==> flow/design.v <==
`timescale 1ns / 1ps
module FourBitCPU(rst, clk, opcode, address, myinput, myoutput, HLT, s_flag, z_flag, c_flag);
parameter n=4;
localparam DEPTH = 2**n;
input rst, clk;
input [3:0] opcode;
input [n-1:0] address;
input [7:0] myinput;
output reg [7:0] myoutput;
output reg HLT, s_flag, z_flag, c_flag;
reg [n-1:0] stackPoint;
reg [7:0] stackReg [0:DEPTH-1];
reg [7:0] mem [0:DEPTH-1];
reg [4:0] progCount;
integer i;
wire [n-1:0] addrNext = address + 1'b1;
wire [n-1:0] spDec    = stackPoint - 1'b1;
wire [7:0] memA   = mem[address];
wire [7:0] memA1  = mem[addrNext];
wire [7:0] mem0   = mem[0];
wire [7:0] stkTop = stackReg[stackPoint];
wire [8:0] sum    = {1'b0, memA} + {1'b0, myinput};
wire       borrow = (memA < myinput);
wire [7:0] andRes = memA & myinput;
wire [7:0] orRes  = memA | myinput;
wire [7:0] xorRes = memA ^ myinput;
always @(posedge clk)
begin
if (rst)
begin
  for (i=0; i<DEPTH; i=i+1)
    begin
      mem[i] <= i;
      stackReg[i] <= i;
    end
  c_flag <= 0;
  z_flag <= 0;
  s_flag <= 0;
  myoutput <= 0;
  HLT <= 0;
  progCount <= 0;
  stackPoint <= 4'b1110;
end
else if (progCount < 16 && !HLT)
begin
progCount <= progCount + 1;
case(opcode)
4'b0000:       
begin
  {c_flag, myoutput} <= sum;
  if (memA == 0) z_flag <= 1;
  s_flag <= 1'b0;
end
4'b0001:       
begin
  s_flag <= borrow;
  c_flag <= borrow;
  z_flag <= (memA == 0);
  myoutput <= memA;
end
4'b0010:       
begin
  mem[address] <= memA1;
  mem[addrNext] <= memA;
  myoutput <= memA1;
end
4'b0011:       
begin
  mem[address] <= mem0;
  if (mem0 == 0) z_flag <= 1;
  myoutput <= mem0;
end
4'b0100:       
begin
  myoutput <= memA >> 1;
end
4'b0101:       
begin
  mem[address] <= myinput;
  myoutput <= myinput;
  z_flag <= (myinput == 0);
end
4'b0110:       
begin
  myoutput <= memA;
  z_flag <= (memA == 0);
end
4'b0111:       
begin
  mem[address] <= andRes;
  myoutput <= andRes;
  if (andRes == 0) z_flag <= 1;
end
4'b1000:       
begin
  c_flag <= 0;
  z_flag <= 0;
  s_flag <= 0;
  myoutput <= memA;
end
4'b1001:       
begin
  mem[address] <= orRes;
  myoutput <= orRes;
  z_flag <= (orRes == 0);
  c_flag <= 1'b0;
  s_flag <= 1'b0;
end
4'b1010:       
begin
  mem[address] <= xorRes;
  myoutput <= xorRes;
  z_flag <= (xorRes == 0);
  c_flag <= 1'b0;
  s_flag <= 1'b0;
end
4'b1011:       
begin
  stackPoint <= spDec;
  stackReg[spDec] <= memA;
  myoutput <= memA;
end
4'b1100:       
begin
  mem[address] <= stkTop;
  stackPoint <= stackPoint + 1'b1;
  myoutput <= stkTop;
end
4'b1101:       
begin
  myoutput <= memA << 1;
  z_flag <= (memA == 0);
end
4'b1110:       
begin
  mem[address] <= ~memA;
  myoutput <= ~memA;
end
4'b1111:       
begin
  HLT <= 1'b1;
end
default: myoutput <= 0;
endcase
end
end
endmodule
======== Tool chain data of FourBitCPU ========
The steps from the RTL of FourBitCPU to its reports follow in flow order.
Lines are those of the file above, counted from 1.
Cell names lack the library's common part.
The mark - stands for no value.
inputs
  design top .............................. FourBitCPU
  clock port .............................. clk
  cell library ............................ sky130hd
  library corner .......................... tt_025C_1v80

======== Word-level counts ========
Yosys after proc, flatten, opt, wreduce and memory -nomap, before mapping. Print and check cells are not counted. Equal cells are merged and count once.
Memory sizes are those after Yosys's memory passes, which may raise the word count (mostly to a power of two), join words into wider ones and drop unused or constant bits.
cells by class
  add/subtract/negate cells ............... 5
  magnitude comparators ................... 2
  equal/unequal tests ..................... 18
  multiplexer cells ....................... 81
  bitwise gates (word level) .............. 11
  reduce/logical cells .................... 33
operators by type and width
  cell                                        count
  two-way mux 8 bit                           37
  OR reduction 15 bit                         9
  parallel mux 8 bit (select 12 bit)          1
  zero test 8 bit                             6
  == test 4 bit with constant B               8
  two-way mux 4 bit                           8
  two-way mux 1 bit                           22
  parallel mux 1 bit (select 2 bit)           10
  == test 4 x 3 -> 1 bit with constant B      4
  nonzero test 12 bit                         1
  AND reduction 2 bit                         5
  adder 8 x 8 -> 9 bit                        1
  adder 4 x 1 -> 4 bit with constant B        2
  == test 4 x 2 -> 1 bit with constant B      2
  OR reduction 4 bit                          2
  less-than comparator 8 bit                  1
  bitwise AND 8 bit                           1
  OR 8 bit                                    1
  bitwise XOR 8 bit                           1
  inverter 8 bit                              1
  nonzero test 8 bit                          1
  parallel mux 4 bit (select 2 bit)           1
  parallel mux 1 bit (select 8 bit)           1
  OR 1 bit                                    7
  inequality test 2 bit with constant B       3
  OR reduction 3 bit                          2
  adder 5 x 1 -> 5 bit with constant B        1
  less-than comparator 5 bit with constant B  1
Other operator kinds: 9; their cells: 10.
word-level totals
  flip-flop bits (word level) ............. 21
  RAM bits ................................ 256
  memories kept ........................... 2
  input port bits ......................... 18
  cells after elaboration ................. 159
memories
  name      depth  bits a word  line  RTL
  mem       16     8            13    reg [7:0] mem [0:DEPTH-1];
  stackReg  16     8            12    reg [7:0] stackReg [0:DEPTH-1];

======== Depth ========
Yosys ltp: most cells in a row. Word level: on the elaborated netlist, between registers, memories and ports. Mapped: between sequential cells and ports; inverters and the memories' decode and read muxes count.
logic depth
  word-level depth ........................ 12
  ABC_AREA ................................ 0
  mapped depth ............................ 19
  mapped depth without buffers ............ 15

======== After synthesis ========
Source: synth_stat.txt of the flow (Yosys; design flattened, memories mapped). It holds for the ABC_AREA given above (unset counts as 0); a run with the other value may have another netlist.
cell types
  cell      count  total area (um^2)
  edfxtp_1  256    7.69E+03
  mux4_2    100    2252.16
  o22ai_1   117    731.952
  nor2_1    188    705.677
  dfxtp_1   25     500.48
  nand2_1   133    499.229
  ha_1      36     450.432
  a22oi_1   41     307.795
  a21oi_1   48     240.23
  clkbuf_1  62     232.723
  mux4_1    7      183.926
  nand3_1   33     165.158
  nand4_1   22     137.632
  inv_1     36     135.13
  nor3_1    27     135.13
  o21ai_0   27     135.13
  a221oi_1  13     113.859
  mux2i_1   11     110.106
Other cell types: 53; their cells: 239.
mapped netlist
  cell count .............................. 1421
  synthesis area .......................... 16618.4 um^2
  sequential area ......................... 8187.9 um^2
  flip-flop cells ......................... 281

======== Timing after synthesis ========
Path of least setup slack by OpenSTA after synthesis, without wires, with an ideal clock, recovery checks aside; 20% of the period is set as input and as output delay. Where synthesis merged equal registers, the netlist keeps one of their names.
path after synthesis
  path kind ............................... input to register
  start ................................... input address[1]
  end ..................................... register myoutput[7]
  period .................................. 8.0 ns
  time at the first pin ................... 1.600 ns
  arrival time ............................ 5.252 ns
  data required time ...................... 7.878 ns
  path slack .............................. 2.626 ns
  path delay .............................. 3.774 ns
  driving pins on the path ................ 17
  synthesis period reached ................ 5.374 ns
"path delay" = arrival - input delay + setup time.
"driving pins on the path": output pins that drive a net of the path, with the launching flip-flop's if there is one; two outputs of one cell count as two.
"synthesis period reached" = period - worst setup slack (recovery checks aside). The figure is calculated, with input and output delays left at 20% of the set period.
The rows between start and end are the longest chain of elaborated cells between them; the timing report does not say that the signal goes this way. Where chains are equally long, one stands for them.
Each line given opens the expression or statement behind the cell; cells for indexed reads and writes are added by Yosys, which also makes memories of some case tables.
A memory read counts as a cell of the chain, while the word-level depth stops at memories.
A register here has more assigning lines than the two given.
on the way, after synthesis
  cells stage by stage .................... clkbuf_1 clkbuf_1 mux4_2 a22o_1 a221oi_2 clkbuf_1 clkbuf_1 inv_1 ha_1 nor2b_1 o21ai_0 a21oi_1 o21a_1 o211ai_1 a21oi_1 o21a_1 o311a_1
  cells in the longest elaborated chain ... 3
ends and longest elaborated chain, after synthesis
  what                                line  RTL
  start, declared                     7     input [n-1:0] address;
  memory read (16 x 8 bit)            13    reg [7:0] mem [0:DEPTH-1];
  adder 8 x 8 -> 9 bit                22    wire [8:0] sum    = {1'b0, memA} + {1'b0, myinput};
  parallel mux 8 bit (select 12 bit)  47    case(opcode)
  end, assigned                       59    myoutput <= memA;
  end, assigned                       65    myoutput <= memA1;
  end, declared                       9     output reg [7:0] myoutput;
Nets of the timed path that keep an RTL name, with a line that drives or declares them; the list need not be complete.
named nets, after synthesis
  net      line  RTL
  memA[1]  18    wire [7:0] memA   = mem[address];

======== Worst path after layout ========
From the final timing report of record 1: the path of least setup slack in the routed layout; clock arrival at registers is part of the times.
path post-layout
  path kind ............................... input to register
  start ................................... input address[0]
  end ..................................... register myoutput[5]
  period .................................. 3.91 ns
  time at the first pin ................... 0.78 ns
  arrival time ............................ 4.39 ns
  data required time ...................... 4.48 ns
  path slack .............................. 0.08 ns
  driving pins on the path ................ 16
The rows between start and end are the longest chain of elaborated cells between them; the timing report does not say that the signal goes this way. Where chains are equally long, one stands for them.
A memory read counts as a cell of the chain, while the word-level depth stops at memories.
A register here has more assigning lines than the two given.
on the way, post-layout
  cells stage by stage .................... buf_6 buf_4 buf_4 mux4_2 a22o_1 a221oi_4 buf_4 ha_1 inv_1 a221oi_1 a21oi_1 a221oi_1 o221ai_1 a211oi_1 a211o_1 a21oi_1
  cells in the longest elaborated chain ... 3
ends and longest elaborated chain, post-layout
  what                                line  RTL
  start, declared                     7     input [n-1:0] address;
  adder 4 x 1 -> 4 bit                16    wire [n-1:0] addrNext = address + 1'b1;
  memory read (16 x 8 bit)            13    reg [7:0] mem [0:DEPTH-1];
  parallel mux 8 bit (select 12 bit)  47    case(opcode)
  end, assigned                       59    myoutput <= memA;
  end, assigned                       65    myoutput <= memA1;
  end, declared                       9     output reg [7:0] myoutput;

Record of 2 stored runs of the RTL-to-layout flow on FourBitCPU, platform sky130hd. The runs are unordered. Constraints: input delay and output delay 20% of the set period each, output load 0.01 pF.
"achieved clock period (ns)" means the clock period less the worst setup slack. The figure is calculated, with input and output delays left at 20% of the set period.
"worst setup path time (ns)" means the part of the period allowed to the worst setup path (the constraints hold back 20% at inputs and 20% at outputs) less its slack; where the path has registers, the arrival times of their clocks count too.
"finish__power__total": no workload was simulated; the value follows from the tool's default switching activity.

Flow files of record 1
==> flow/run.sh <==
#!/bin/bash
# the make line also repeats the synthesis and layout settings of config.mk as NAME=value (left out here)
make -C /OpenROAD-flow-scripts/flow DESIGN_CONFIG=/design/flow/config.mk WORK_HOME=/design/flow/orfs CLKGATE_MAP_FILE= finish
==> flow/config.mk <==
export PLATFORM = sky130hd
export DESIGN_NAME = FourBitCPU
export DESIGN_NICKNAME = FourBitCPU
export VERILOG_FILES = /design/flow/design.v
export SDC_FILE = /design/flow/constraint.sdc
export NUM_CORES = 4
export LEC_CHECK = 0
export CAP_MARGIN = 15
export CELL_PAD_IN_SITES_GLOBAL_PLACEMENT = 3
export CORE_ASPECT_RATIO = 0.62
export CORE_MARGIN = 2
export CORE_UTILIZATION = 28
export GPL_ROUTABILITY_DRIVEN = 1
export GPL_TIMING_DRIVEN = 1
export MIN_ROUTING_LAYER = met2
export PLACE_DENSITY_LB_ADDON = 0.05
export SLEW_MARGIN = 25
export TNS_END_PERCENT = 95
==> flow/constraint.sdc <==
create_clock -name core_clock -period 3.91 [get_ports {clk}]
set_input_delay 0.7820 -clock core_clock [delete_from_list [all_inputs] [get_ports {clk}]]
set_output_delay 0.7820 -clock core_clock [all_outputs]
set_load 0.01 [all_outputs]

report of record 1
yosys chip area after synthesis (um^2): 16618.4
finish__design__die__area: 61371.6
finish__design__instance__area__stdcell: 21385.5
finish__design__instance__utilization: 0.3639
finish__timing__setup__ws: 0.084
finish__timing__setup__tns: 0.000
finish__timing__hold__ws: 0.474
finish__power__total: 8.684e-03
achieved clock period (ns): 3.826
worst setup path time (ns): 3.04
worst setup path kind: input to register

Flow files of record 2
==> flow/run.sh <==
#!/bin/bash
# the make line also repeats the synthesis and layout settings of config.mk as NAME=value (left out here)
make -C /OpenROAD-flow-scripts/flow DESIGN_CONFIG=/design/flow/config.mk WORK_HOME=/design/flow/orfs CLKGATE_MAP_FILE= finish
==> flow/config.mk <==
export PLATFORM = sky130hd
export DESIGN_NAME = FourBitCPU
export DESIGN_NICKNAME = FourBitCPU
export VERILOG_FILES = /design/flow/design.v
export SDC_FILE = /design/flow/constraint.sdc
export NUM_CORES = 4
export LEC_CHECK = 0
export CAP_MARGIN = 15
export CELL_PAD_IN_SITES_GLOBAL_PLACEMENT = 3
export CORE_ASPECT_RATIO = 0.69
export CORE_MARGIN = 2
export CORE_UTILIZATION = 69
export CTS_CLUSTER_SIZE = 25
export GPL_ROUTABILITY_DRIVEN = 1
export GPL_TIMING_DRIVEN = 0
export MAX_ROUTING_LAYER = met4
export MIN_ROUTING_LAYER = met2
export PLACE_DENSITY_LB_ADDON = 0.05
export SLEW_MARGIN = 25
export TNS_END_PERCENT = 40
==> flow/constraint.sdc <==
create_clock -name core_clock -period 5.4 [get_ports {clk}]
set_input_delay 1.0800 -clock core_clock [delete_from_list [all_inputs] [get_ports {clk}]]
set_output_delay 1.0800 -clock core_clock [all_outputs]
set_load 0.01 [all_outputs]

report of record 2: did not finish, place, FLW-0024
